==> flow/design.v <==
module vga640x480(
    input wire i_clk,            
    input wire i_pix_stb,        
    input wire i_rst,            
    output wire o_hs,            
    output wire o_vs,            
    output wire o_blanking,      
    output wire o_active,        
    output wire o_screenend,     
    output wire o_animate,       
    output wire [9:0] o_x,       
    output wire [8:0] o_y        
    );
    localparam HS_STA = 16;               
    localparam HS_END = 16 + 96;          
    localparam HA_STA = 16 + 96 + 48;     
    localparam VS_STA = 480 + 10;         
    localparam VS_END = 480 + 10 + 2;     
    localparam VA_END = 480;              
    localparam LINE   = 800;              
    localparam SCREEN = 525;              
    reg [9:0] h_count;   
    reg [9:0] v_count;   
    assign o_hs = ~((h_count >= HS_STA) & (h_count < HS_END));
    assign o_vs = ~((v_count >= VS_STA) & (v_count < VS_END));
    assign o_x = (h_count < HA_STA) ? 0 : (h_count - HA_STA);
    assign o_y = (v_count >= VA_END) ? (VA_END - 1) : (v_count);
    assign o_blanking = ((h_count < HA_STA) | (v_count > VA_END - 1));
    assign o_active = ~((h_count < HA_STA) | (v_count > VA_END - 1)); 
    assign o_screenend = ((v_count == SCREEN - 1) & (h_count == LINE));
    assign o_animate = ((v_count == VA_END - 1) & (h_count == LINE));
    always @ (posedge i_clk)
    begin
        if (i_rst)   
        begin
            h_count <= 0;
            v_count <= 0;
        end
        if (i_pix_stb)   
        begin
            if (h_count == LINE)   
            begin
                h_count <= 0;
                v_count <= v_count + 1;
            end
            else 
                h_count <= h_count + 1;
            if (v_count == SCREEN)   
                v_count <= 0;
        end
    end
endmodule
module blockRunner(
    input wire CLK,              
    input wire RST_BTN,          
    output wire VGA_HS_O,        
    output wire VGA_VS_O,        
    output reg [3:0] VGA_R,      
    output reg [3:0] VGA_G,      
    output reg [3:0] VGA_B,      
    output wire a, ba, c, d, e, f, g,
    output wire a1, ba1, c1, d1, e1, f1, g1,
    output wire a2, ba2, c2, d2, e2, f2, g2,
    output wire a3, ba3, c3, d3, e3, f3, g3,
    input SW0,
    input KEY0,
    input KEY1,
    input KEY2,
    input KEY3
    );
    wire rst = ~RST_BTN;     
    reg [15:0] cnt;
    reg pix_stb;
    always @(posedge CLK)
        if (RST_BTN == 1'b0)
            {pix_stb, cnt} <= 17'd0;
        else
            {pix_stb, cnt} <= cnt + 16'h8000;   
    wire [9:0] x;   
    wire [8:0] y;   
    vga640x480 display (
        .i_clk(CLK),
        .i_pix_stb(pix_stb),
        .i_rst(rst),
        .o_hs(VGA_HS_O),
        .o_vs(VGA_VS_O),
        .o_x(x),
        .o_y(y)
    );
   	wire backDrop, sun, moon, cloud, cloud2, cloud3;
   	assign backDrop = ((x > 0) & (y > 300) & (x < 640) & (y < 477)) ? 1 : 0;
	assign sun = ((x > 475) & (y > 50) & (x < 550) & (y < 125)) ? 1 : 0;
	assign moon = ((x > 475) & (y > 50) & (x < 550) & (y < 125)) ? 1 : 0;
	assign cloud = ((x > cloud1X) & (x < cloud1Width + cloud1X) & (y > 75) & (y < 125)) ? 1 : 0;
	assign cloud2 = ((x > cloud2X) & (x < cloud2Width + cloud2X) & (y > 100) & (y < 150)) ? 1 : 0;
	assign cloud3 = ((x > cloud3X) & (x < cloud3Width + cloud3X) & (y > 85) & (y < 135)) ? 1 : 0;
	assign star = ((x > 20) & (x < 25) & (y > 50) & (y < 55)) ? 1 : 0;
	assign star1 = ((x > 70) & (x < 75) & (y > 125) & (y < 130)) ? 1 : 0;
	assign star2 = ((x > 100) & (x < 105) & (y > 30) & (y < 35)) ? 1 : 0;
	assign star3 = ((x > 150) & (x < 155) & (y > 65) & (y < 70)) ? 1 : 0;
	assign star4 = ((x > 200) & (x < 205) & (y > 20) & (y < 25)) ? 1 : 0;
	assign star5 = ((x > 240) & (x < 245) & (y > 80) & (y < 85)) ? 1 : 0;
	assign star6 = ((x > 300) & (x < 305) & (y > 90) & (y < 95)) ? 1 : 0;
	assign star7 = ((x > 340) & (x < 345) & (y > 40) & (y < 45)) ? 1 : 0;
	assign star8 = ((x > 410) & (x < 415) & (y > 75) & (y < 80)) ? 1 : 0;
	assign star9 = ((x > 450) & (x < 455) & (y > 90) & (y < 95)) ? 1 : 0;
	assign o1left = ((x > 90) & (y > 120) & (x < 120) & (y < 250)) ? 1 : 0;
	assign o1right = ((x > 190) & (y > 120) & (x < 220) & (y < 250)) ? 1 : 0;
	assign o1top = ((x > 90) & (y > 120) & (x < 220) & (y < 150)) ? 1 : 0;
	assign o1bottom = ((x > 90) & (y > 220) & (x < 220) & (y < 250)) ? 1 : 0;
	assign o2left = ((x > 285) & (y > 120) & (x < 315) & (y < 250)) ? 1 : 0;
	assign o2right = ((x > 385 ) & (y > 120) & (x < 415) & (y < 250 )) ? 1 : 0;
	assign o2top = ((x > 285) & (y > 120) & (x < 415) & (y < 150)) ? 1 : 0;
	assign o2bottom = ((x > 285) & (y > 220) & (x < 415) & (y < 250)) ? 1 : 0;
	assign fleft = ((x > 480) & (y > 120) & (x < 510) & (y <  250)) ? 1 : 0;
	assign ftop = ((x > 490) & (y > 120) & (x < 570) & (y < 150)) ? 1 : 0;
	assign fbottom = ((x > 490) & (y > 180) & (x < 550) & (y < 210)) ? 1 : 0;
	reg[9:0] cloud1X, cloud2X, cloud3X;
	reg[9:0] cloud1Width, cloud2Width, cloud3Width;
	reg nightToggle, dayToggle;
always@(posedge CLK)
	begin
		case(s)
			menu: begin
					cloud1X <= 10'd110;
					cloud2X <= 10'd300;
					cloud3X <= 10'd10;
					cloud1Width <= 10'd100;
					cloud2Width <= 10'd100;
					cloud3Width <= 10'd90;
					nightToggle <= 1'd0;
					dayToggle <= 1'd1;
					end
			playingDay: begin
						if(countTime >= 990)
							begin
								cloud1X <= cloud1X + 3'd2;
								cloud2X <= cloud2X + 1'd1;
								cloud3X <= cloud3X + 1'd1;
							end
						if(countDayNight >= 20)
							begin
								nightToggle <= !nightToggle;
								dayToggle <= !dayToggle;
							end
						end
			playingNight: begin
						if(countTime >= 990)
							begin
								cloud1X <= cloud1X + 3'd2;
								cloud2X <= cloud2X + 1'd1;
								cloud3X <= cloud3X + 1'd1;
							end
						if(countDayNight >= 20)
							begin
								nightToggle <= !nightToggle;
								dayToggle <= !dayToggle;
							end
						end		
		endcase
	end
	reg [1:0] s;
	reg [1:0] ns;
	parameter 
		menu = 2'd0,
		lose = 2'd1,
		playingDay = 2'd2,
		playingNight = 2'd3;
always@(posedge CLK or negedge RST_BTN)
begin
	if (RST_BTN == 1'b0)
		begin
			s <= menu;
		end
	else
		begin
			s <= ns;
		end
end
always@(*)
begin
	case(s)
		menu: 	begin
				if(KEY0 == 1'b0)
				begin
					ns = playingDay;
				end
				else
					ns = menu;
				end
		playingDay: begin
				if(hit == 1'b1)
					ns = lose;
				else if(nightToggle)
					ns = playingNight;
				else
					ns = playingDay;
				end
		playingNight: begin
				if(hit == 1'b1)
					ns = lose;
				else if(dayToggle)
					ns = playingDay;
				else
					ns = playingNight;
				end
		lose: begin
				if(KEY1 == 1'b0)
					ns = menu;
				else
					ns = lose;
				end
	endcase
end
sevenSeg ones(oneOut[3], oneOut[2], oneOut[1], oneOut[0], a, ba, c, d, e, f, g);
sevenSeg tens(tenOut[3], tenOut[2], tenOut[1], tenOut[0], a1, ba1, c1, d1, e1, f1, g1);
sevenSeg hunds(hunOut[3], hunOut[2], hunOut[1], hunOut[0], a2, ba2, c2, d2, e2, f2, g2);
sevenSeg thous(thoOut[3], thoOut[2], thoOut[1], thoOut[0], a3, ba3, c3, d3, e3, f3, g3);
reg[3:0] oneCount, oneHi, oneOut;
reg[3:0] tenCount, tenHi, tenOut;
reg[3:0] hunCount, hunHi, hunOut;
reg[3:0] thoCount, thoHi, thoOut;
always@(posedge CLK)
	begin
		if(RST_BTN == 1'b0)
			begin
				oneHi <= 4'd0;
				tenHi <= 4'd0;
				hunHi <= 4'd0;
				thoHi <= 4'd0;
			end
		if(SW0 == 1'b1)
			begin
				oneOut <= oneHi;
				tenOut <= tenHi;
				hunOut <= hunHi;
				thoOut <= thoHi;
			end
		else
			begin
				oneOut <= oneCount;
				tenOut <= tenCount;
				hunOut <= hunCount;
				thoOut <= thoCount;
			end
		case(s)
			menu: begin
					oneCount <= 4'd0;
					tenCount <= 4'd0;
					hunCount <= 4'd0;
					thoCount <= 4'd0;
					end
			playingDay: begin
						if(countTime >= 1_000)
							begin
								oneCount <= oneCount + 1'd1;
								if(oneCount >= 4'd9)
									begin
										tenCount <= tenCount + 1'd1;
										oneCount <= 1'd0;
									end
								if(tenCount > 4'd9)
									begin
										hunCount <= hunCount + 1'd1;
										tenCount <= 1'd0;
									end
								if(hunCount > 4'd9)
									begin
										thoCount <= thoCount + 1'd1;
										hunCount <= 1'd0;
									end
							end
						end
				playingNight: begin
						if(countTime >= 1_000)
							begin
								oneCount <= oneCount + 1'd1;
								if(oneCount >= 4'd9)
									begin
										tenCount <= tenCount + 1'd1;
										oneCount <= 1'd0;
									end
								if(tenCount >= 4'd9)
									begin
										hunCount <= hunCount + 1'd1;
										tenCount <= 1'd0;
									end
								if(hunCount >= 4'd9)
									begin
										thoCount <= thoCount + 1'd1;
										hunCount <= 1'd0;
									end
							end
						end
				lose: begin
						if(thoCount > thoHi)
							begin
								oneHi <= oneCount;
								tenHi <= tenCount;
								hunHi <= hunCount;
								thoHi <= thoCount;
							end
						else if(thoCount == thoHi)
							begin
								if(hunCount > hunHi)
									begin
										oneHi <= oneCount;
										tenHi <= tenCount;
										hunHi <= hunCount;
										thoHi <= thoCount;
									end
								else if(hunCount == hunHi)
									begin
										if(tenCount > tenHi)
											begin
												oneHi <= oneCount;
												tenHi <= tenCount;
												hunHi <= hunCount;
												thoHi <= thoCount;
											end
										else if(tenCount == tenHi)
											begin
												if(oneCount > oneHi)
													begin
														oneHi <= oneCount;
														tenHi <= tenCount;
														hunHi <= hunCount;
														thoHi <= thoCount;
													end
											end
									end
							end
						end				
			endcase
	end
wire bg = ~(backDrop || sun || blocks[0] || blocks[1] || blocks[2] || blocks[3] || dino || cloud || cloud2 || cloud3) && (x >= 1 && x <= 639 && y >= 1 && y <= 479);
always@(*)
	begin
		case(s)
			menu: begin
						VGA_R[3] = backDrop | sun;        
						VGA_G[3] = blocks[0] | blocks[1] | blocks[3] | blocks[2] | sun;  
						VGA_B[3] = dino | bg;         
						VGA_R[2] = backDrop | sun | cloud | cloud2 | cloud3 | bg;         
						VGA_G[2] = blocks[0] | blocks[1] | blocks[3] | blocks[2] | backDrop | sun | cloud | cloud2 | cloud3 | bg;  
						VGA_B[2] = cloud | cloud2 | cloud3 | dino;         
						VGA_R[1] = backDrop | sun | cloud | cloud2 | cloud3 | bg;         
						VGA_G[1] = backDrop | sun | cloud | cloud2 | cloud3 | bg;  
						VGA_B[1] = backDrop | cloud | cloud2 | cloud3 | dino;         
						VGA_R[0] = backDrop | cloud | cloud2 | cloud3;         
						VGA_G[0] = cloud | cloud2 | cloud3;  
						VGA_B[0] = cloud | cloud2 | cloud3 | dino | bg;         
					end
			playingDay: begin
						VGA_R[3] = backDrop | sun;         
						VGA_G[3] = blocks[0] | blocks[1] | blocks[3] | blocks[2] | sun;  
						VGA_B[3] = dino | bg;         
						VGA_R[2] = backDrop | sun | cloud | cloud2 | cloud3 | bg;         
						VGA_G[2] = backDrop | blocks[0] | blocks[1] | blocks[3] | blocks[2] | sun | cloud | cloud2 | cloud3 | bg;  
						VGA_B[2] = dino | cloud | cloud2 | cloud3;         
						VGA_R[1] = backDrop | sun | cloud | cloud2 | cloud3 | bg;         
						VGA_G[1] = backDrop | sun | cloud | cloud2 | cloud3 | bg; 
						VGA_B[1] = backDrop | dino | cloud | cloud2 | cloud3;         
						VGA_R[0] = backDrop | cloud | cloud2 | cloud3;         
						VGA_G[0] = cloud | cloud2 | cloud3;  
						VGA_B[0] = dino | cloud | cloud2 | cloud3 | bg;         
					end
			playingNight: begin
						VGA_R[3] = moon | star | star1 | star2 | star3 | star4 | star5 | star6 | star7 | star8 | star9;
						VGA_G[3] = moon | star | star1 | star2 | star3 | star4 | star5 | star6 | star7 | star8 | star9 | blocks[0] | blocks[1] | blocks[3] | blocks[2];  
						VGA_B[3] = dino | moon | star | star1 | star2 | star3 | star4 | star5 | star6 | star7 | star8 | star9;         
						VGA_R[2] = backDrop | moon | cloud | cloud2 | cloud3 |star | star1 | star2 | star3 | star4 | star5 | star6 | star7 | star8 | star9;         
						VGA_G[2] = backDrop | moon | cloud | cloud2 | cloud3 | star | star1 | star2 | star3 | star4 | star5 | star6 | star7 | star8 | star9 | blocks[0] | blocks[1] | blocks[3] | blocks[2];  
						VGA_B[2] = dino | cloud | cloud2 | cloud3 | moon | star | star1 | star2 | star3 | star4 | star5 | star6 | star7 | star8 | star9;         
						VGA_R[1] = backDrop | moon | cloud | cloud2 | cloud3 | star | star1 | star2 | star3 | star4 | star5 | star6 | star7 | star8 | star9;         
						VGA_G[1] = backDrop | moon | cloud | cloud2 | cloud3 | star | star1 | star2 | star3 | star4 | star5 | star6 | star7 | star8 | star9; 
						VGA_B[1] = backDrop | dino | cloud | cloud2 | cloud3 | moon | star | star1 | star2 | star3 | star4 | star5 | star6 | star7 | star8 | star9;         
						VGA_R[0] = backDrop | cloud | cloud2 | cloud3 | moon | star | star1 | star2 | star3 | star4 | star5 | star6 | star7 | star8 | star9;         
						VGA_G[0] = cloud | cloud2 | cloud3 | moon | star | star1 | star2 | star3 | star4 | star5 | star6 | star7 | star8 | star9;  
						VGA_B[0] = dino | cloud | cloud2 | cloud3 | moon | star | star1 | star2 | star3 | star4 | star5 | star6 | star7 | star8 | star9;         
						end
			lose: begin
						VGA_R[0] = backDrop;         
						VGA_G[0] = blocks[0] | blocks[1] | blocks[3] | blocks[2];  
						VGA_B[0] = 0;         
						VGA_R[1] = backDrop | o1left | o1right | o1bottom | o1top | o2left | o2right | o2top | o2bottom | fleft | ftop | fbottom;         
						VGA_G[1] = 0;  
						VGA_B[1] = 0;        
						VGA_R[2] = backDrop;         
						VGA_G[2] = 0; 
						VGA_B[2] = 0;         
						VGA_R[3] = backDrop | o1left | o1right | o1bottom | o1top | o2left | o2right | o2top | o2bottom | fleft | ftop | fbottom;         
						VGA_G[3] = 0;  
						VGA_B[3] = 0;         
					end
		endcase
end
wire dino;
reg[9:0] dinoX;
reg[8:0] dinoY;
reg[9:0] dinoWidth;
reg[8:0] dinoHeight;
reg[1:0] direction;
reg[7:0] speedD;
reg[19:0] count;
reg[7:0] count2;
reg st_count2;
always@(posedge CLK)
	begin
		case(s)
		menu: 		begin
					dinoX <= 75;
					dinoWidth <= 15;
					dinoHeight <= 40;			
				end
		playingDay: begin
			if(KEY2 == 1'b0)  
				begin
					dinoX <= 75;
					dinoWidth <= 15;
					dinoHeight <= 20;
					speedD <= 2;
				end
			else 
				begin
					dinoX <= 75;
					dinoWidth <= 15;
					dinoHeight <= 40;
					speedD <= 2;
				end
			end
		playingNight: begin
			if(KEY2 == 1'b0)  
				begin
					dinoX <= 75;
					dinoWidth <= 15;
					dinoHeight <= 20;
					speedD <= 2;
				end
			else 
				begin
					dinoX <= 75;
					dinoWidth <= 15;
					dinoHeight <= 40;
					speedD <= 2;
				end
			end
		endcase
	end
always@(posedge CLK)
	begin
		if(RST_BTN == 1'b0)
			begin
				count <= 20'd0;
				count2 <= 8'd0;
				st_count2 <= 1'b0;
			end
		else
		begin
		if(count == 20'd5000)
			begin
				count <= 20'd0;
			end
		else
			begin
				count <= count + 20'd1;
			end
		if (st_count2 == 1'b1)
			begin
				if (count2 <= 8'd90)
					begin
						if (count == 20'd5000)
							begin
								count2 <= count2 + 1'b1;
							end
					end
				else
					begin
						st_count2 <= 1'b0;
						count2 <= 8'd0;
					end
			end
		case(s)
			playingDay: begin
						if(KEY3 == 1'b0)
							begin
								st_count2 <= 1'b1;
							end
						else if(KEY2 == 1'b0 && st_count2 == 1'b1)
							begin
								count2 <= 8'd90;
							end
						end
			playingNight: begin
						if(KEY3 == 1'b0)
							begin
								st_count2 <= 1'b1;
							end
						else if(KEY2 == 1'b0 && st_count2 == 1'b1)
							begin
								count2 <= 8'd90;
							end
						end
		endcase
		end
end
assign dino = ((x > dinoX) & (x < dinoWidth + dinoX) & (y > dinoY) & (y < dinoHeight + dinoY)) ? 1 : 0;
always@(posedge CLK)
	begin
		case(s)
			menu: begin
					dinoY <= 260;
					direction <= 2'd3;
					end
			playingDay: begin
					if(count == 20'd5000)  
						begin
							if(direction == 2'b1)
								begin
									dinoY <= dinoY - speedD;
								end
							else if(direction == 2'd2)
								begin
									dinoY <= dinoY + speedD;
								end
							else if (direction == 2'd3)
								begin
									dinoY <= dinoY;
								end
							if(count2 > 8'd0 && count2 <= 8'd45)
								begin
									direction <= 2'b1;
								end
							else if(count2 >= 8'd45 && count2 <= 8'd90)
								begin
									direction <= 2'd2;
								end
							else if(count2 == 8'd0)
								begin
									direction <= 2'd3;
								end
							end
							else if(KEY2 == 1'b0  && (count2 >= 90 || count2 == 0))  
								begin
									dinoY <= 280;
								end
							else if(count2 >= 90 || count2 == 0)
								begin
									dinoY <= 260;
								end
						end
			playingNight: begin
					if(count == 20'd5000)  
						begin
							if(direction == 2'b1)
								begin
									dinoY <= dinoY - speedD;
								end
							else if(direction == 2'd2)
								begin
									dinoY <= dinoY + speedD;
								end
							else if (direction == 2'd3)
								begin
									dinoY <= dinoY;
								end
							if(count2 > 8'd0 && count2 <= 8'd45)
								begin
									direction <= 2'b1;
								end
							else if(count2 >= 8'd45 && count2 <= 8'd90)
								begin
									direction <= 2'd2;
								end
							else if(count2 == 8'd0)
								begin
									direction <= 2'd3;
								end
							end
							else if(KEY2 == 1'b0  && (count2 >= 90 || count2 == 0))
								begin
									dinoY <= 280;
								end
							else if(count2 >= 90 || count2 == 0)
								begin
									dinoY <= 260;
								end
					end
		endcase
end
	randomBlock randGen(CLK, rstRand, rstSeed, seed, ranHeight, ranWidth, ranY);
	reg rstRand;
	wire[3:0] blocks;
	reg[9:0] b1X, b2X, b3X, b4X;
	reg[8:0] b1Y, b2Y, b3Y, b4Y;
	wire[8:0] ranY;
	reg[9:0] b1Width, b2Width, b3Width, b4Width;
	wire[8:0] ranWidth;
	reg[8:0] b1Height, b2Height, b3Height, b4Height;
	wire[8:0] ranHeight;
	reg[7:0] speedB;
	reg[19:0] countB1, countB2;
	reg[25:0] countTime;
	reg[5:0] countTime2, countDayNight;
	assign blocks[0] = ((x > b1X) & (x < b1Width + b1X) & (y > b1Y) & (y < b1Height + b1Y)) ? 1 : 0;
	assign blocks[1] = ((x > b2X) & (x < b2Width + b2X) & (y > b2Y) & (y < b2Height + b2Y)) ? 1 : 0;
	assign blocks[2] = ((x > b3X) & (x < b3Width + b3X) & (y > b3Y) & (y < b3Height + b3Y)) ? 1 : 0;
	assign blocks[3] = ((x > b4X) & (x < b4Width + b4X) & (y > b4Y) & (y < b4Height + b4Y)) ? 1 : 0;
always@(posedge CLK) 
	begin
		if(RST_BTN == 1'b0)
			begin
				countTime <= 26'd0;
				countB1 <= 20'd0;
			end
		case(s)
			menu: begin
				b1Width <= 20;
				b2Width <= 20;
				b3Width <= 20;
				b4Width <= 25;
				b1Height <= 20;
				b2Height <= 40;
				b3Height <= 30;
				b4Height <= 10;
				b1Y <= 280;
				b2Y <= 260;
				b3Y <= 270;
				b4Y <= 260;
				b1X <= 10;
				b2X <= 690;
				b3X <= 460;
				b4X <= 230;
				speedB <= 1;
				countTime2 <= 1'd0;
				countDayNight <= 1'd0;
				rstRand <= 1'b0;
				end
			playingDay:	begin
					rstRand <= 1'b1;				
					if(blocks[0] == 1'b1 && (b1X < 1 || b1X > 679))
						begin
							b2Width <= ranWidth;
							b2Height <= ranHeight;
							b2Y <= ranY;
						end
					if(blocks[1] == 1'b1 && (b2X < 1 || b2X > 679))
						begin
							b3Width <= ranWidth;
							b3Height <= ranHeight;
							b3Y <= ranY;
						end
					if(blocks[2] == 1'b1 && (b3X < 1 || b3X > 679))
						begin
							b4Width <= ranWidth;
							b4Height <= ranHeight;
							b4Y <= ranY;
						end
					if(blocks[3] == 1'b1 && (b4X < 1 || b4X > 679))
						begin
							b1Width <= ranWidth;
							b1Height <= ranHeight;
							b1Y <= ranY;
						end
					countTime <= countTime + 1'd1;
					countB1 <= countB1 + 1'd1;
					if(countB1 == 20'd5000)
						begin
							b1X <= b1X - speedB;
							b2X <= b2X - speedB;
							b3X <= b3X - speedB;
							b4X <= b4X - speedB;
							countB1 <= 20'd0;
						end
					if(countTime >= 1_000)
						begin
							countTime <= 0;
							countTime2 <= countTime2 + 1'd1;
							countDayNight <= countDayNight + 1'd1;
						end
					if(countTime2 >= 5'd30 && speedB <= 5'd3)
						begin
							speedB <= speedB + 1'd1;
							countTime2 <= 1'd0;
						end
					if(countDayNight >= 5'd20)
						begin
							countDayNight <= 5'd0;
						end
				end
			playingNight:	begin
					rstRand <= 1'b1;
					if(blocks[0] == 1'b1 && (b1X < 1 || b1X > 679))
						begin
							b1Width <= ranWidth;
							b1Height <= ranHeight;
							b1Y <= ranY;
						end
					if(blocks[1] == 1'b1 && (b2X < 1 || b2X > 679))
						begin
							b2Width <= ranWidth;
							b2Height <= ranHeight;
							b2Y <= ranY;
						end
					if(blocks[2] == 1'b1 && (b3X < 1 || b3X > 679))
						begin
							b3Width <= ranWidth;
							b3Height <= ranHeight;
							b3Y <= ranY;
						end
					if(blocks[3] == 1'b1 && (b4X < 1 || b4X > 679))
						begin
							b4Width <= ranWidth;
							b4Height <= ranHeight;
							b4Y <= ranY;
						end
					countTime <= countTime + 1'd1;
					countB1 <= countB1 + 1'd1;
					if(countB1 == 20'd5000)
						begin
							b1X <= b1X - speedB;
							b2X <= b2X - speedB;
							b3X <= b3X - speedB;
							b4X <= b4X - speedB;
							countB1 <= 20'd0;
						end
					if(countTime >= 1_000)
						begin
							countTime <= 0;
							countTime2 <= countTime2 + 1'd1;
							countDayNight <= countDayNight + 1'd1;
						end
					if(countTime2 >= 5'd30 && speedB <= 5'd3)
						begin
							speedB <= speedB + 1'd1;
							countTime2 <= 1'd0;
						end
					if(countDayNight >= 5'd20)
						begin
							countDayNight <= 5'd0;
						end
				end
		endcase
	end
reg[2:0] seedCount, seed;
reg rstSeed;
always@(posedge CLK)
	begin
		case(s)
			menu: begin
					rstSeed <= 1'b1;
					seedCount <= 1'b0;
					end
			playingDay: begin
							rstSeed <= 1'b1;
							seedCount <= seedCount + 1'd1;
							if(seedCount >= 3'd8)
								begin
									seedCount <= 3'd0;
								end
							if(KEY3 == 1'b0 || KEY2 == 1'b0)
								begin
									rstSeed <= 1'b0;
									seed <= seedCount;
								end
							end
			playingNight: begin
							rstSeed <= 1'b1;
							seedCount <= seedCount + 1'd1;
							if(seedCount >= 3'd8)
								begin
									seedCount <= 3'd0;
								end
							if(KEY3 == 1'b0 || KEY2 == 1'b0)
								begin
									rstSeed <= 1'b0;
									seed <= seedCount;
								end
							end
		endcase
	end
wire hit;
assign hit = ((dino && blocks[0]) || (dino && blocks[1]) || (dino && blocks[3]) || (dino && blocks[2]));
endmodule
module sevenSeg(a, b, c, d, o1, o2, o3, o4, o5, o6, o7);
	input a, b, c, d; 
	output o1, o2, o3, o4, o5, o6, o7;
	assign o1 =~((~b&~d) | (~a&c) | (b&c) | (a&~d) | (~a&b&d) | (a&~b&~c));
	assign o2 =~((~a&~b) | (~b&~d) | (~a&~c&~d) | (~a&c&d) | (a&~c&d));
	assign o3 =~((~a&~c) | (~a&d) | (~c&d) | (~a&b) | (a&~b));
	assign o4 =~((~a&~b&~d) | (~b&c&d) | (b&~c&d) | (b&c&~d) | (a&~c&~d));
	assign o5 =~((~b&~d) | (c&~d) | (a&c) | (a&b));
	assign o6 =~((~c&~d) | (b&~d) | (a&~b) | (a&c) | (~a&b&~c));
	assign o7 =~((~b&c) | (c&~d) | (a&~b) | (a&d) | (~a&b&~c));
endmodule 
module linearFeedShiftReg(
input clk, rst, rstSeed,
input[2:0] seed,
output reg[2:0] out
);
always@(posedge clk)
	begin
		if(rst == 1'b0)
			out <= seed;
		else
			out <= {out[1]^out[2], out[2:0]};
	end
endmodule
module randomBlock(
input clk, rst, rstSeed,
input[2:0] seed,
output reg[5:0] height, width,
output reg[8:0] yVal
);
reg[2:0] S, NS;
wire[2:0] out;
linearFeedShiftReg regboi(clk, rstSeed, seed, out);
parameter
	blockT1 = 3'b000,
	blockT2 = 3'b001,
	blockT3 = 3'b010,
	blockT4 = 3'b011,
	blockT5 = 3'b100,
	blockT6 = 3'b101,
	blockT7 = 3'b110,
	blockT8 = 3'b111;
always@(posedge clk or negedge rst)
	begin
		if(rst == 1'b0)
			S <= blockT1;
		else
			S <= NS;
	end
always@(posedge clk)
	begin
		case(S)
			blockT1: begin
						height <= 6'd20;
						width <= 6'd20;
						yVal <= 9'd280;
						NS <= blockT2;
						end
			blockT2: begin
						height <= 6'd40;
						width <= 6'd15;
						yVal <= 9'd260;
						NS <= blockT3;
						end
			blockT3: begin
						height <= 6'd30;
						width <= 6'd10;
						yVal <= 9'd270;
						NS <= blockT4;
						end
			blockT4: begin
						height <= 6'd40;
						width <= 6'd20;
						yVal <= 9'd260;
						NS <= blockT5;
						end
			blockT5: begin
						height <= 6'd35;
						width <= 6'd20;
						yVal <= 9'd265;
						NS <= blockT6;
						end
			blockT6: begin
						height <= 6'd10;
						width <= 6'd25;
						yVal <= 9'd270;
						NS <= blockT7;
						end
			blockT7: begin
						height <= 6'd10;
						width <= 6'd25;
						yVal <= 9'd280;
						NS <= blockT8;
						end
			blockT8: begin
						height <= 6'd10;
						width <= 6'd25;
						yVal <= 9'd260;
						NS <= blockT1;
						end
			default: NS <= out;
		endcase
	end
endmodule
**Tool chain data of blockRunner**

The steps from the RTL of blockRunner to its reports follow in flow order.
Line numbers count from 1 in the design file above.
A cell with n/a has no value.

- Design top: blockRunner
- Clock port: CLK
- Standard-cell library: sky130hd
- Library corner: tt_025C_1v80

**Word level**

Source: Yosys, flattened and elaborated, memories not mapped. Widths are those after wreduce. Registers that Yosys merges into a memory's read port (data or address) are not register bits. Print and check cells do not count.
Memory sizes are those after Yosys's memory passes, which may raise the word count (mostly to a power of two), join words into wider ones and drop unused or constant bits.

- Bits in read-only memories: 152
- Register bits after elaboration: 405
- Bits in writable memories: 0
- Clocked read ports x word width: 19
- Memory cells: 1
- Latch bits: 0
- Word-level cells: 1,026

- Div/mod/pow operators: 0
- Add/sub/neg operators: 36
- $mul: 0
- Shifts and indexed selects: 0
- Bitwise gates (word level): 509
- Eq/ne operators: 39
- Multiplexer cells: 200
- $lt $le $gt $ge: 129
- Reduce/logical cells: 59

Memory list:

| memory | words | width | rd ports | write ports | line | text |
|---|---|---|---|---|---|---|
| (no name shown) | 8 | 19 | 1 | 0 | 836 | `case(S)` |

Operators with widths:

| cell | count |
|---|---|
| OR 1 bit | 247 |
| two-way mux 4 bit | 57 |
| case mux 9 bit (select 3 bit) | 8 |
| AND 1 bit | 213 |
| two-way mux 10 bit | 19 |
| case mux 10 bit (select 2 bit) | 7 |
| two-way mux 9 bit | 14 |
| case mux 10 bit (select 3 bit) | 4 |
| greater-than comparator 10 x 9 -> 1 bit with constant B | 9 |
| two-way mux 26 bit | 3 |
| greater-than comparator 9 x 7 -> 1 bit with constant B | 8 |
| greater-than comparator 10 bit | 7 |
| less-than comparator 10 bit | 7 |
| less-than comparator 10 x 9 -> 1 bit with constant B | 7 |
| two-way mux 20 bit | 3 |
| two-way mux 8 bit | 7 |
| >= comparator 26 x 10 -> 1 bit with constant B | 2 |
| less-than comparator 10 x 7 -> 1 bit with constant B | 5 |
| less-than comparator 10 x 8 -> 1 bit with constant B | 5 |
| NOT 1 bit | 49 |
| less-than comparator 9 x 7 -> 1 bit with constant B | 5 |
| less-than comparator 9 x 8 -> 1 bit with constant B | 5 |
| adder 9 bit | 5 |
| greater-than comparator 9 bit | 5 |
| less-than comparator 9 bit | 5 |
| adder 10 x 1 -> 10 bit with constant B | 4 |
| less-than comparator 10 x 1 -> 1 bit with constant B | 4 |
| adder 10 bit | 4 |

Other operator kinds: 77; their cells: 254.

**Logic depth**

Longest topological path by Yosys (ltp), each cell counted once; first at word level (registers and memories cut), then after technology mapping (sequential cells cut; the memories' decode and read muxes count).

- Word-level depth: 26
- ABC_AREA: 0
- Gate-level depth with buffers: 20
- Gate-level depth less buffers: 18

**Synthesis result**

Source: synth_stat.txt of the flow (Yosys; design flattened, memories mapped). It holds for the ABC_AREA given above (unset counts as 0); a run with the other value may have another netlist.

- Sequential area: 9,014.9 sq um
- Chip area (Yosys): 25,356.8 sq um
- Mapped cells: 2,824
- Mapped flip-flops: 332

Cell types:

| type | count | area in all (sq um) |
|---|---|---|
| sky130_fd_sc_hd__edfxtp_1 | 233 | 6,996.71 |
| sky130_fd_sc_hd__ha_1 | 305 | 3,816.16 |
| sky130_fd_sc_hd__dfxtp_1 | 92 | 1.84E+03 |
| sky130_fd_sc_hd__xnor2_1 | 139 | 1.22E+03 |
| sky130_fd_sc_hd__nor2_1 | 277 | 1.04E+03 |
| sky130_fd_sc_hd__inv_1 | 256 | 960.922 |
| sky130_fd_sc_hd__a21oi_1 | 165 | 825.792 |
| sky130_fd_sc_hd__o21ai_0 | 160 | 800.768 |
| sky130_fd_sc_hd__nand2_1 | 200 | 750.72 |
| sky130_fd_sc_hd__xor2_1 | 53 | 464.195 |
| sky130_fd_sc_hd__nand3_1 | 90 | 450.432 |
| sky130_fd_sc_hd__nor3_1 | 67 | 335.322 |
| sky130_fd_sc_hd__a21o_1 | 41 | 307.795 |
| sky130_fd_sc_hd__nand4_1 | 48 | 300.288 |
| sky130_fd_sc_hd__clkbuf_1 | 79 | 296.534 |
| sky130_fd_sc_hd__nor2b_1 | 46 | 287.776 |
| sky130_fd_sc_hd__fa_1 | 14 | 280.269 |
| sky130_fd_sc_hd__nand2b_1 | 40 | 250.24 |

Other cell types: 74; their cells: 519.
The figures by module come from a second, unflattened synthesis with its own total; it is not the netlist above.

- Cell total of the unflattened synthesis: 2,887
- Area (unflattened synthesis): 27,018.4 sq um

Each row is one instance without its submodules.

Modules:

| module | cells | area (sq um) | sequential area (sq um) | instances |
|---|---|---|---|---|
| blockRunner | 2,527 | 23,905.4 | 8,909.8 | 1 |
| vga640x480 | 177 | 1,498.9 | 500.5 | 1 |
| sevenSeg | 32 | 230.2 | 0.0 | 4 |
| randomBlock | 55 | 693.2 | 415.4 | 1 |

**Path before layout**

Path of least setup slack by OpenSTA after synthesis, without wires, with an ideal clock, recovery checks aside; 20% of the period is set as input and as output delay. Where synthesis merged equal registers, the netlist keeps one of their names.

- Path kind: reg2out
- Start: register display.h_count[5]
- End: output VGA_R[2]
- Path buffers: 5
- Time at the first pin: 0.000 ns
- Data required time: 8.000 ns
- Slack: 3.336 ns
- Path delay: 4.664 ns
- Stages: 19
- External output delay: 2.000 ns
- Arrival time: 4.664 ns
- Clock period: 10.0 ns
- Synthesis period reached: 6.664 ns

"path delay" = arrival - input delay + setup time.
A path that ends at an output port has no setup time.
"stages": output pins that drive a net of the path, with the launching flip-flop's if there is one; two outputs of one cell count as two.
"synthesis period reached" = period - worst setup slack (recovery checks aside). The figure is calculated, with input and output delays left at 20% of the set period.
Between the ends stands the longest chain of elaborated cells between them, by number of cells; it is not shown to be the way that was timed. Of several equally long chains one is given.
Each line given opens the expression or statement behind the cell; cells for indexed reads and writes are added by Yosys, which also makes memories of some case tables.
At most two assigning lines are given for a register; there are more.

- Cell sequence: sky130_fd_sc_hd__edfxtp_1 > sky130_fd_sc_hd__buf_2 > sky130_fd_sc_hd__clkbuf_1 > sky130_fd_sc_hd__buf_1 > sky130_fd_sc_hd__inv_1 > sky130_fd_sc_hd__ha_1 > sky130_fd_sc_hd__clkbuf_1 > sky130_fd_sc_hd__buf_2 > sky130_fd_sc_hd__nand2_1 > sky130_fd_sc_hd__o2bb2ai_1 > sky130_fd_sc_hd__ha_1 > sky130_fd_sc_hd__nand4_1 > sky130_fd_sc_hd__nor2_1 > sky130_fd_sc_hd__a2111o_1 > sky130_fd_sc_hd__a2111oi_0 > sky130_fd_sc_hd__a311oi_4 > sky130_fd_sc_hd__nor3b_2 > sky130_fd_sc_hd__o21a_1 > sky130_fd_sc_hd__o21ai_0
- Length of the longest elaborated chain: 22

Ends and longest elaborated chain, after synthesis:

| item | line | text |
|---|---|---|
| start: declaration | 22 | `reg [9:0] h_count;` |
| start: assignment | 36 | `h_count <= 0;` |
| start: assignment | 47 | `h_count <= h_count + 1;` |
| less-than comparator 10 x 8 -> 1 bit | 26 | `assign o_x = (h_count < HA_STA) ? 0 : (h_count - HA_STA);` |
| two-way mux 10 bit | 26 |  |
| greater-than comparator 10 x 1 -> 1 bit | 91 | `assign backDrop = ((x > 0) & (y > 300) & (x < 640) & (y < 477)) ? 1 : 0;` |
| AND 1 bit x3 | 91 |  |
| two-way mux 1 bit | 91 |  |
| OR 1 bit x14 | 372 | `VGA_R[2] = backDrop \| moon \| cloud \| cloud2 \| cloud3 \|star \| star1 \| star2 \| star3 \| star4 \| star5 \| star6 \| s ...` |
| case mux 1 bit (select 3 bit) | 339 | `case(s)` |
| end: declaration | 58 | `output reg [3:0] VGA_R,` |

**Worst path after layout**

From the final timing report of stored run 2: the path of least setup slack in the routed layout; clock arrival at registers is part of the times.

- Path kind: reg2out
- Start: register display.h_count[9]
- End: output VGA_B[2]
- Slack: -0.04 ns
- Path buffers: 5
- Stages: 18
- Time at the first pin: 0.56 ns
- Arrival time: 4.66 ns
- External output delay: 1.15 ns
- Clock period: 5.77 ns
- Data required time: 4.62 ns

Between the ends stands the longest chain of elaborated cells between them, by number of cells; it is not shown to be the way that was timed. Of several equally long chains one is given.
At most two assigning lines are given for a register; there are more.

- Cell sequence: sky130_fd_sc_hd__edfxtp_1 > sky130_fd_sc_hd__buf_4 > sky130_fd_sc_hd__a211oi_1 > sky130_fd_sc_hd__or2_2 > sky130_fd_sc_hd__clkinv_1 > sky130_fd_sc_hd__buf_4 > sky130_fd_sc_hd__ha_1 > sky130_fd_sc_hd__a2111oi_4 > sky130_fd_sc_hd__a211oi_4 > sky130_fd_sc_hd__a2111oi_4 > sky130_fd_sc_hd__nor4bb_2 > sky130_fd_sc_hd__buf_4 > sky130_fd_sc_hd__a311oi_4 > sky130_fd_sc_hd__buf_4 > sky130_fd_sc_hd__nand2_1 > sky130_fd_sc_hd__a21oi_1 > sky130_fd_sc_hd__a31oi_1 > sky130_fd_sc_hd__clkdlybuf4s50_1
- Length of the longest elaborated chain: 22

Ends and longest elaborated chain, after layout:

| item | line | text |
|---|---|---|
| start: declaration | 22 | `reg [9:0] h_count;` |
| start: assignment | 36 | `h_count <= 0;` |
| start: assignment | 47 | `h_count <= h_count + 1;` |
| less-than comparator 10 x 8 -> 1 bit | 26 | `assign o_x = (h_count < HA_STA) ? 0 : (h_count - HA_STA);` |
| two-way mux 10 bit | 26 |  |
| greater-than comparator 10 x 7 -> 1 bit | 507 | `assign dino = ((x > dinoX) & (x < dinoWidth + dinoX) & (y > dinoY) & (y < dinoHeight + dinoY)) ? 1 : 0;` |
| AND 1 bit x3 | 507 |  |
| two-way mux 1 bit | 507 |  |
| OR 1 bit x14 | 374 | `VGA_B[2] = dino \| cloud \| cloud2 \| cloud3 \| moon \| star \| star1 \| star2 \| star3 \| star4 \| star5 \| star6 \| star ...` |
| case mux 1 bit (select 4 bit) | 339 | `case(s)` |
| end: declaration | 60 | `output reg [3:0] VGA_B,` |

Hand-over note for blockRunner

Record of 6 stored runs of the RTL-to-layout flow on blockRunner, platform sky130hd. The runs are unordered. Constraints: input delay and output delay 20% of the set period each, output load 0.01 pF.
"period reached": clock period set for the run, less the worst setup slack. It is reckoned from that one timing run; input and output delays stay at 20% of the period that was set.
"critical path time": the worst setup path's part of the clock period (all of it between registers, 20% less for each end at a port) less its slack. A launch clock that arrives late makes it longer, a capture clock that arrives late makes it shorter.
"total design power" rests on the timing tool's default activity at the inputs, not on a simulated workload.

### Stored run 1

Settings: `CAP_MARGIN=15`, `CELL_PAD_IN_SITES_DETAIL_PLACEMENT=2`, `CORE_MARGIN=6`, `CORE_UTILIZATION=68`, `CTS_CLUSTER_DIAMETER=291`, `MAX_ROUTING_LAYER=met4`, `MIN_ROUTING_LAYER=met2`, `PLACE_DENSITY_LB_ADDON=0.05`, `TNS_END_PERCENT=80`, `period_ns=10.0`, `SLEW_MARGIN=20`

No final report: placement broke off with DPL-0033.

### Stored run 2

Settings: `CAP_MARGIN=20`, `CELL_PAD_IN_SITES_DETAIL_PLACEMENT=0`, `CORE_MARGIN=2`, `CORE_UTILIZATION=64`, `GPL_ROUTABILITY_DRIVEN=1`, `MAX_ROUTING_LAYER=met4`, `PLACE_DENSITY_LB_ADDON=0.1`, `SLEW_MARGIN=30`, `period_ns=5.77`

- Mapped cell area after synthesis: 25,356.8 sq um
- Area inside the die boundary: 41,227.3 sq um
- Standard-cell area after layout: 28,548.6 sq um
- Utilization of the finished layout: 0.734
- Lowest setup slack: -0.045 ns
- Total negative setup slack: -0.192 ns
- Total design power: 13,687 µW
- Period reached: 5.815 ns
- Critical path time: 4.66 ns
- Worst setup path kind: reg2out

### Stored run 3

Settings: `ABC_AREA=1`, `CAP_MARGIN=35`, `CELL_PAD_IN_SITES_DETAIL_PLACEMENT=2`, `CORE_MARGIN=7`, `CORE_UTILIZATION=40`, `CTS_CLUSTER_SIZE=84`, `MAX_ROUTING_LAYER=met4`, `SETUP_SLACK_MARGIN=0.16`, `SLEW_MARGIN=0`, `TNS_END_PERCENT=15`, `period_ns=10.0`

- Mapped cell area after synthesis: 25,892.3 sq um
- Area inside the die boundary: 72,049.3 sq um
- Standard-cell area after layout: 28,751.3 sq um
- Utilization of the finished layout: 0.448
- Lowest setup slack: 1.868 ns
- Total negative setup slack: 0.000 ns
- Total design power: 9,589 µW
- Period reached: 8.132 ns
- Critical path time: 6.13 ns
- Worst setup path kind: reg2out

### Stored run 4

Settings: `ABC_AREA=1`, `CELL_PAD_IN_SITES_GLOBAL_PLACEMENT=3`, `CORE_UTILIZATION=71`, `CTS_CLUSTER_DIAMETER=23`, `MIN_ROUTING_LAYER=met2`, `SETUP_SLACK_MARGIN=0.81`, `SLEW_MARGIN=35`, `TNS_END_PERCENT=60`, `period_ns=6.06`, `CAP_MARGIN=20`, `CORE_MARGIN=2`

No final report: placement broke off with GPL-0301.

### Stored run 5

Settings: `ABC_AREA=0`, `CAP_MARGIN=30`, `CORE_UTILIZATION=66`, `GPL_ROUTABILITY_DRIVEN=1`, `MIN_ROUTING_LAYER=met1`, `PLACE_DENSITY_LB_ADDON=0.19`, `SETUP_SLACK_MARGIN=-0.55`, `SLEW_MARGIN=35`, `TNS_END_PERCENT=95`, `period_ns=5.65`, `CORE_MARGIN=2`

- Mapped cell area after synthesis: 25,356.8 sq um
- Area inside the die boundary: 40,004.0 sq um
- Standard-cell area after layout: 28,337.2 sq um
- Utilization of the finished layout: 0.751
- Lowest setup slack: -0.392 ns
- Total negative setup slack: -3.291 ns
- Total design power: 14,040 µW
- Period reached: 6.042 ns
- Critical path time: 4.91 ns
- Worst setup path kind: reg2out

### Stored run 6

Settings: `CORE_UTILIZATION=17`, `period_ns=8.31`, `CAP_MARGIN=20`, `CORE_MARGIN=2`, `SLEW_MARGIN=20`

- Mapped cell area after synthesis: 25,356.8 sq um
- Area inside the die boundary: 152,264.0 sq um
- Standard-cell area after layout: 29,674.7 sq um
- Utilization of the finished layout: 0.201
- Lowest setup slack: 0.295 ns
- Total negative setup slack: 0.000 ns
- Total design power: 9,617 µW
- Period reached: 8.015 ns
- Critical path time: 6.35 ns
- Worst setup path kind: reg2out

End of note.
